==> flow/design.v <==
module convolution_core (
input clk,
input reset,
input [31:0] value0,
input [31:0] value1,
input [31:0] value2,
input [31:0] value3,
input [31:0] value4,
input [31:0] value5,
input [31:0] value6,
input [31:0] value7,
input [31:0] value8,
input caculating_start,
output reg caculating_done,
input res_done,
output reg [31:0] ret
);
	parameter kernel0 = 8'd1;
	parameter kernel1 = 8'd2;
	parameter kernel2 = 8'd3;
	parameter kernel3 = 8'd4;
	parameter kernel4 = 8'd5;
	parameter kernel5 = 8'd6;
	parameter kernel6 = 8'd7;
	parameter kernel7 = 8'd8;
	parameter kernel8 = 8'd9;
	reg [31:0] Add0,Add1,Add2,Add3,Add4,Add5,Add6,Add7,Add8;
	reg [1:0] status;
	reg [31:0] reg_31, reg_32, reg_33;
	always @(posedge clk) begin
		if (reset) begin
			status <= 2'b00;
			ret <= 32'hffffffff;
			caculating_done <= 1'b0;
		end else if (status == 2'b00 && caculating_start) begin
			Add0 <= value0 * kernel0;
			Add1 <= value1 * kernel1;
			Add2 <= value2 * kernel2;
			Add3 <= value3 * kernel3;
			Add4 <= value4 * kernel4;
			Add5 <= value5 * kernel5;
			Add6 <= value6 * kernel6;
			Add7 <= value7 * kernel7;
			Add8 <= value8 * kernel8;
			status <= 1'b01;
		end else if (status == 2'b01 && caculating_start) begin
			reg_31 <= Add0+Add1+Add2;
			reg_32 <= Add3+Add4+Add5;
			reg_33 <= Add6+Add7+Add8;
			status <= 2'b10;
		end else if (status == 2'b10 && caculating_start) begin
			ret <= reg_31 + reg_32 + reg_33;
			status <= 2'b11;  
			caculating_done <= 1'b1;
		end else  if (caculating_start == 1'b0)begin
			caculating_done <= 1'b0;
			status <= 2'b00;
		end
	end 
endmodule
`timescale 1 ps / 1 ps
module chris_slave (
		input  wire [3:0]  avs_s0_address,      
		input  wire        avs_s0_read,         
		output wire [31:0] avs_s0_readdata,     
		input  wire        avs_s0_write,        
		input  wire [31:0] avs_s0_writedata,    
		output wire        avs_s0_waitrequest,  
		input  wire        clock_clk,           
		input  wire        reset_reset,         
		output wire        LEDR                 
	);
	reg [31:0] reg_out;
	assign avs_s0_readdata = reg_out;
   reg			Reg_Status_Read;
   reg			Reg_Status_Write;
	reg 			reg_write_done;
	reg 			reg_read_done;
   reg [31:0] 		reg_value[8:0];
	reg 				led_out;
	reg [31:0] reg_res;
   assign avs_s0_waitrequest = Reg_Status_Read&Reg_Status_Write;
	assign LEDR = led_out;
	reg reg_module_caculation_end;
	reg reg_modue_caculating_start;
	reg reg_module_end;
	reg reg_module_start;
   convolution_core instance_convolution(.clk(clock_clk),
	.reset(reset_reset),
	.value0(reg_value[0]),
	.value1(reg_value[1]),
	.value2(reg_value[2]),
	.value3(reg_value[3]),
	.value4(reg_value[4]),
	.value5(reg_value[5]),
	.value6(reg_value[6]),
	.value7(reg_value[7]),
	.value8(reg_value[8]),
	.caculating_start(reg_modue_caculating_start),
	.caculating_done(reg_module_caculation_end),
	.res_done(reg_module_end),
	.ret(reg_res)
	);
	 reg [3:0] reg_current_status, reg_next_status;
	 parameter IDLE = 4'b0001;
    parameter CALCULATING = 4'b0010;
    parameter WAITTING = 4'b0100;
    parameter FINISH = 4'b1000;
	 always@(posedge clock_clk)
    begin
        if(reset_reset)
            reg_current_status <= IDLE;
        else
            reg_current_status <= reg_next_status;
    end
    always@(reg_current_status or reg_read_done or reg_module_caculation_end or reg_write_done or reset_reset)
    begin
        if(reset_reset)
            reg_next_status = IDLE;
        else
        begin
            case(reg_current_status)
                IDLE:reg_next_status = reg_read_done?CALCULATING:IDLE;
                CALCULATING:reg_next_status = reg_module_caculation_end?WAITTING:CALCULATING;
                WAITTING:reg_next_status = reg_write_done?FINISH:WAITTING;
                FINISH: reg_next_status = IDLE;
                default: reg_next_status = IDLE;
            endcase
        end
    end
	 always@(posedge clock_clk) begin
		if (reset_reset) begin
			led_out <= 1'b0;
			reg_module_start<= 1'b0;
			reg_module_end	<= 1'b0;
			reg_modue_caculating_start <= 1'b0;
		end else begin
		case(reg_current_status)
			IDLE: begin
				reg_module_start<= 1'b0;
				reg_module_end	<= 1'b0;
				reg_modue_caculating_start <= 1'b0;
			end
			CALCULATING: begin
				led_out <= 1'b1;
				reg_module_start <= 1'b1;
				reg_modue_caculating_start <= 1'b1;
			end
			WAITTING:begin
				reg_modue_caculating_start <= 1'b0;
				reg_module_end <= 1'b1;
			end
			FINISH:begin
				reg_module_start <= 1'b0;
				reg_module_end	<= 1'b0;
				reg_modue_caculating_start <= 1'b0;
				led_out <= 1'b0;
			end
			default:begin
			end
		endcase
	 end 
	 end
	always @(posedge clock_clk)
	  if (reset_reset) begin
			Reg_Status_Write <= 1'b1;
			reg_read_done <= 1'b0;
			reg_value[0] <= 32'h00000000;
			reg_value[1] <= 32'h00000000;
			reg_value[2] <= 32'h00000000;
			reg_value[3] <= 32'h00000000;
			reg_value[4] <= 32'h00000000;
			reg_value[5] <= 32'h00000000;
			reg_value[6] <= 32'h00000000;
			reg_value[7] <= 32'h00000000;
			reg_value[8] <= 32'h00000000;			
	  end else if (!avs_s0_waitrequest && avs_s0_write) begin
			case (avs_s0_address[3:0])
				4'b0000: reg_value[0] <= avs_s0_writedata;
				4'b0001: reg_value[1] <= avs_s0_writedata;
				4'b0010: reg_value[2] <= avs_s0_writedata;
				4'b0011: reg_value[3] <= avs_s0_writedata;
				4'b0100: reg_value[4] <= avs_s0_writedata;
				4'b0101: reg_value[5] <= avs_s0_writedata;
				4'b0110: reg_value[6] <= avs_s0_writedata;
				4'b0111: reg_value[7] <= avs_s0_writedata;
				4'b1000:begin
					reg_value[8] <= avs_s0_writedata;
					reg_read_done <= 1'b1;  
				end
			endcase		
			Reg_Status_Write <= 1'b1;
	  end else if (avs_s0_waitrequest && avs_s0_write)begin
			Reg_Status_Write <= 1'b0;
	  end else begin
			if(reg_module_end) begin
				reg_read_done <= 1'b0;
			end 
			Reg_Status_Write <= 1'b1;	
	  end
   always @(posedge clock_clk)
	if (reset_reset) begin
		Reg_Status_Read <= 1'b1;	
		reg_write_done <= 1'b0;
		reg_out <= 32'hffffffff;
	end else if (!avs_s0_waitrequest && avs_s0_read) begin
		Reg_Status_Read <= 1'b1;
		reg_write_done <= 1'b1;	
	end else if(avs_s0_waitrequest && avs_s0_read && reg_current_status == WAITTING) begin
		case (avs_s0_address[3:0])
				4'b0000: reg_out <= reg_value[0];
				4'b0001: reg_out <= reg_value[1];
				4'b0010: reg_out <= reg_value[2];
				4'b0011: reg_out <= reg_value[3];
				4'b0100: reg_out <= reg_value[4];
				4'b0101: reg_out <= reg_value[5];
				4'b0110: reg_out <= reg_value[6];
				4'b0111: reg_out <= reg_value[7];
				4'b1000: reg_out <= reg_value[8];
				4'b1001: reg_out <= reg_res;
			default:reg_out <= 32'hffffffff;
		endcase
		Reg_Status_Read <= 1'b0;	
	end else begin
		Reg_Status_Read <= 1'b1;
		if (reg_module_end) begin
			reg_write_done <= 1'b0;
		end
	end
endmodule
Ticket comment

# From RTL to reports: chris_slave

Tool output for the design above before and after an edit, in the order of the flow.
Lines under "before" count in the file above, lines under "after" in the edited file.
"change": "after" minus "before" as printed here. "rel. change": 100 x difference / "before".
Operators: Yosys type, input widths -> output width; for muxes data width and select width s.
Cell names lack the library's common part.
A cell with n/a has no value.

Top module: chris_slave
Clock: clock_clk
Library: sky130hd
Timing corner: tt_025C_1v80

# Diff

The edit as a unified diff against the file above.
A script made this edit. It changes what the design does and was not meant as an optimisation.

```diff
@@ -40,5 +40,5 @@
 			Add4 <= value4 * kernel4;
 			Add5 <= value5 * kernel5;
-			Add6 <= value6 * kernel6;
+			Add6 <= value6 + kernel6;
 			Add7 <= value7 * kernel7;
 			Add8 <= value8 * kernel8;
```

# After elaboration

Yosys after proc, flatten, opt, wreduce and memory -nomap, before mapping. Print and check cells are not counted. Equal cells are merged and count once.

Operators by class:

| what                 | before | after | change | rel. change (%) |
| $add $sub $neg       | 8      | 9     | +1     | +12.50 |
| multiply operators   | 5      | 4     | -1     | -20.00 |
| eq/ne operators      | 21     | 21    | 0      | 0.00 |
| mux-type cells       | 22     | 22    | 0      | 0.00 |
| bitwise operators    | 5      | 5     | 0      | 0.00 |
| reduce/logical cells | 37     | 37    | 0      | 0.00 |

Operators by type and width:

| cell                  | before | after | change | rel. change (%) |
| $mul 32x3->32 const B | 2      | 1     | -1     | -50.00 |
| $add 32x3->32 const B | 0      | 1     | +1     | n/a |

Unchanged operator kinds not shown: 32.

Word-level totals:

| what                        | before | after | change | rel. change (%) |
| flip-flop bits (word level) | 743    | 743   | 0      | 0.00 |
| bits of input ports         | 40     | 40    | 0      | 0.00 |
| word-level cells            | 132    | 132   | 0      | 0.00 |

# Longest topological paths

Depth = most cells in a row (Yosys ltp): at word level without a register or memory, in the mapped netlist without a sequential cell, where the memories' decode and read muxes count.

Logic depth:

| what                      | before | after | change | rel. change (%) |
| depth in word-level cells | 5      | 5     | 0      | 0.00 |
| ABC_AREA                  | 0      | 0     | n/a    | n/a |
| mapped depth              | 15     | 14    | -1     | -6.67 |

# Mapped cells and area

Source: synth_stat.txt of the flow (Yosys; design flattened, memories mapped). It holds for the ABC_AREA given above (unset counts as 0); a run with the other value may have another netlist.

Cell types:

| cell     | before | after | change | rel. change (%) |
| o21ai_0  | 120    | 62    | -58    | -48.33 |
| nor2_1   | 171    | 124   | -47    | -27.49 |
| o21ai_1  | 3      | 49    | +46    | +1533.33 |
| fa_1     | 156    | 126   | -30    | -19.23 |
| ha_1     | 325    | 296   | -29    | -8.92 |
| a21o_1   | 102    | 131   | +29    | +28.43 |
| clkbuf_1 | 191    | 210   | +19    | +9.95 |
| a211oi_1 | 36     | 17    | -19    | -52.78 |
| xnor2_1  | 171    | 189   | +18    | +10.53 |
| a21oi_1  | 520    | 505   | -15    | -2.88 |
| nand4_1  | 25     | 37    | +12    | +48.00 |
| and3_1   | 22     | 34    | +12    | +54.55 |
| nand3_1  | 119    | 108   | -11    | -9.24 |
| nand2_1  | 776    | 783   | +7     | +0.90 |
| nor3_1   | 46     | 40    | -6     | -13.04 |
| or3_1    | 15     | 9     | -6     | -40.00 |
| nand2b_1 | 30     | 25    | -5     | -16.67 |
| a31oi_1  | 26     | 21    | -5     | -19.23 |

Unchanged cell types not shown: 18.
Not every row of either side is listed.

Synthesis totals:

| what                           | before    | after     | change     | rel. change (%) |
| mapped cells                   | 4175      | 4093      | -82        | -1.96 |
| chip area (Yosys) (mm²)        | 0.0416925 | 0.0408217 | -0.0008708 | -2.09 |
| area of sequential cells (mm²) | 0.0186679 | 0.0186679 | 0.0000000  | 0.00 |
| flip-flops                     | 744       | 744       | 0          | 0.00 |

By module: a second synthesis without flattening, with its own total; a netlist apart from the flattened one above.

Unflattened totals:

| what                                          | before    | after     | change     | rel. change (%) |
| cells (unflattened synthesis)                 | 4241      | 4227      | -14        | -0.33 |
| area total of the unflattened synthesis (mm²) | 0.0432903 | 0.0422293 | -0.0010610 | -2.45 |

Rows give one instance, submodules left out.

By module, before:

| module           | instances | cells | area (mm²) |
| convolution_core | 1         | 2475  | 0.0293031 |
| chris_slave      | 1         | 1766  | 0.0139872 |

By module, after:

| module           | instances | cells | area (mm²) |
| convolution_core | 1         | 2461  | 0.0282421 |
| chris_slave      | 1         | 1766  | 0.0139872 |

# Path before layout

Path of least setup slack by OpenSTA after synthesis, without wires, with an ideal clock, recovery checks aside; 20% of the period is set as input and as output delay. Where synthesis merged equal registers, the netlist keeps one of their names.

Path after synthesis:

| what                              | before                                  | after                                   | change | rel. change (%) |
| path type                         | input -> register                       | input -> register                       | n/a    | n/a |
| start point                       | input reset_reset                       | input reset_reset                       | n/a    | n/a |
| end point                         | register instance_convolution.reg_31[0] | register instance_convolution.reg_31[0] | n/a    | n/a |
| period (ns)                       | 6.0                                     | 6.0                                     | 0.0    | 0.00 |
| external input delay (ns)         | 1.200                                   | 1.200                                   | 0.000  | 0.00 |
| library setup time (ns)           | 0.687                                   | 0.687                                   | 0.000  | n/a |
| launch time at the first pin (ns) | 1.200                                   | 1.200                                   | 0.000  | 0.00 |
| arrival time (ns)                 | 8.336                                   | 8.316                                   | -0.020 | -0.24 |
| path slack (ns)                   | -3.024                                  | -3.003                                  | +0.021 | n/a |
| path delay (ns)                   | 7.823                                   | 7.803                                   | -0.020 | -0.26 |
| driving pins on the path          | 3                                       | 3                                       | 0      | 0.00 |
| buffers on the path               | 0                                       | 0                                       | 0      | n/a |
| synthesis period reached (ns)     | 9.024                                   | 9.003                                   | -0.021 | -0.23 |

"path delay" = arrival - input delay + setup time.
"driving pins on the path" counts driving pins, that of a launching flip-flop among them; a cell with two outputs on the path counts twice.
"synthesis period reached" is the clock period less the worst setup slack; recovery checks do not enter. This is arithmetic on one report: input and output delays are still those of the set period (20% each).
Between the ends stands the longest chain of elaborated cells between them, by number of cells; it is not shown to be the way that was timed. Of several equally long chains one is given.
Each line given opens the expression or statement behind the cell; cells for indexed reads and writes are added by Yosys, which also makes memories of some case tables.

Between the ends, after synthesis, before:
Path through: inv_1 nand2_1 nor3b_1
Cells in the longest elaborated chain: 2
Elaborated cells on any way between the ends: 2
Source lines of those cells: 0

Ends and longest elaborated chain, after synthesis, before:

| what             | RTL line | RTL |
| from (decl)      | 70       | `input wire reset_reset,` |
| $not 1->1        | n/a      |  |
| $reduce_and 3->1 | n/a      |  |
| to (assign)      | 47       | `reg_31 <= Add0+Add1+Add2;` |
| to (decl)        | 29       | `reg [31:0] reg_31, reg_32, reg_33;` |

Between the ends, after synthesis, after:
Path through: inv_1 nand2_1 nor3b_1
Cells in the longest elaborated chain: 2
Elaborated cells on any way between the ends: 2
Source lines of those cells: 0

Ends and longest elaborated chain, after synthesis, after:

| what             | RTL line | RTL |
| from (decl)      | 70       | `input wire reset_reset,` |
| $not 1->1        | n/a      |  |
| $reduce_and 3->1 | n/a      |  |
| to (assign)      | 47       | `reg_31 <= Add0+Add1+Add2;` |
| to (decl)        | 29       | `reg [31:0] reg_31, reg_32, reg_33;` |

# Worst path after layout

Path of least setup slack in the final report of each run of pair 1 (OpenROAD, finished layout, wires in). Where an end is a register, its clock arrival counts in the times.

Path after layout:

| what                              | before                                 | after                                    | change | rel. change (%) |
| path type                         | register -> register                   | register -> register                     | n/a    | n/a |
| start point                       | register reg_value[4][3]               | register instance_convolution.Add5[2]    | n/a    | n/a |
| end point                         | register instance_convolution.Add4[31] | register instance_convolution.reg_32[28] | n/a    | n/a |
| period (ns)                       | 6.0                                    | 6.0                                      | 0.0    | 0.00 |
| library setup time (ns)           | 0.25                                   | 0.25                                     | 0.00   | n/a |
| launch time at the first pin (ns) | 0.65                                   | 0.67                                     | +0.02  | +3.08 |
| arrival time (ns)                 | 4.61                                   | 4.67                                     | +0.06  | +1.30 |
| path slack (ns)                   | 1.77                                   | 1.73                                     | -0.04  | n/a |
| driving pins on the path          | 13                                     | 14                                       | +1     | +7.69 |
| buffers on the path               | 0                                      | 0                                        | 0      | n/a |

Between the ends stands the longest chain of elaborated cells between them, by number of cells; it is not shown to be the way that was timed. Of several equally long chains one is given.

Between the ends, after layout, before:
Path through: dfxtp_1 ha_1 ha_1 fa_1 a21o_1 a21oi_1 o211ai_1 a21oi_1 o21bai_1 a2111oi_2 o31ai_1 o41ai_1 xnor2_1
Cells in the longest elaborated chain: 1
Elaborated cells on any way between the ends: 1
Source lines of those cells: 1

Ends and longest elaborated chain, after layout, before:

| what          | RTL line | RTL |
| from (decl)   | 79       | `reg [31:0] reg_value[8:0];` |
| from (assign) | 172      | `reg_value[4] <= 32'h00000000;` |
| from (assign) | 183      | `4'b0100: reg_value[4] <= avs_s0_writedata;` |
| $mul 32x3->32 | 40       | `Add4 <= value4 * kernel4;` |
| to (assign)   | 40       |  |
| to (decl)     | 27       | `reg [31:0] Add0,Add1,Add2,Add3,Add4,Add5,Add6,Add7,Add8;` |

Between the ends, after layout, after:
Path through: edfxtp_1 fa_1 ha_1 inv_1 fa_1 nor2b_1 o21ai_1 a21oi_1 o21ai_1 a211oi_1 nor2_1 o31a_1 or3_1 xnor2_1
Cells in the longest elaborated chain: 1
Elaborated cells on any way between the ends: 1
Source lines of those cells: 1

Ends and longest elaborated chain, after layout, after:

| what           | RTL line | RTL |
| from (decl)    | 27       | `reg [31:0] Add0,Add1,Add2,Add3,Add4,Add5,Add6,Add7,Add8;` |
| from (assign)  | 41       | `Add5 <= value5 * kernel5;` |
| $add 32x32->32 | 48       | `reg_32 <= Add3+Add4+Add5;` |
| to (assign)    | 48       |  |
| to (decl)      | 29       | `reg [31:0] reg_31, reg_32, reg_33;` |

# Measured runs

Both versions went through the flow (Yosys, OpenROAD) with the same settings in each pair. Constraints: input delay and output delay 20% of the set period each, output load 0.01 pF.

Settings, pair 1:
CORE_UTILIZATION: 40
period_ns: 6.0
CAP_MARGIN: 20
CORE_MARGIN: 2
SLEW_MARGIN: 20

Results, pair 1:

| what                                  | before    | after     | change     | rel. change (%) |
| synthesized cell area (mm²)           | 0.0416925 | 0.0408217 | -0.0008708 | -2.09 |
| area inside the die boundary (mm²)    | 0.106831  | 0.104626  | -0.002205  | -2.06 |
| standard-cell area after layout (mm²) | 0.0466998 | 0.0458239 | -0.0008759 | -1.88 |
| worst setup slack after layout (ns)   | 1.770     | 1.729     | -0.041     | n/a |
| summed negative setup slack (ns)      | 0.000     | 0.000     | 0.000      | n/a |
| total power after layout (uW)         | 10799     | 10972     | +173       | +1.60 |
| reached clock period (ns)             | 4.230     | 4.271     | +0.041     | +0.97 |

Settings, pair 2:
CAP_MARGIN: 10
CORE_MARGIN: 7
CORE_UTILIZATION: 49
CTS_CLUSTER_DIAMETER: 230
CTS_CLUSTER_SIZE: 46
GPL_ROUTABILITY_DRIVEN: 0
PLACE_DENSITY_LB_ADDON: 0.07
SLEW_MARGIN: 5
period_ns: 3.27

Results, pair 2:

| what                                  | before    | after     | change     | rel. change (%) |
| synthesized cell area (mm²)           | 0.0416925 | 0.0408217 | -0.0008708 | -2.09 |
| area inside the die boundary (mm²)    | 0.0934494 | 0.0915879 | -0.0018615 | -1.99 |
| standard-cell area after layout (mm²) | 0.0490883 | 0.0466835 | -0.0024048 | -4.90 |
| worst setup slack after layout (ns)   | -0.459    | -0.339    | +0.120     | n/a |
| summed negative setup slack (ns)      | -6.697    | -2.400    | +4.297     | n/a |
| total power after layout (uW)         | 14314     | 14322     | +8         | +0.06 |
| reached clock period (ns)             | 3.729     | 3.609     | -0.120     | -3.22 |

"reached clock period": clock period set for the run, less the worst setup slack. It is reckoned from that one timing run; input and output delays stay at 20% of the period that was set.
"total power after layout": no workload was simulated; the value follows from the tool's default switching activity.
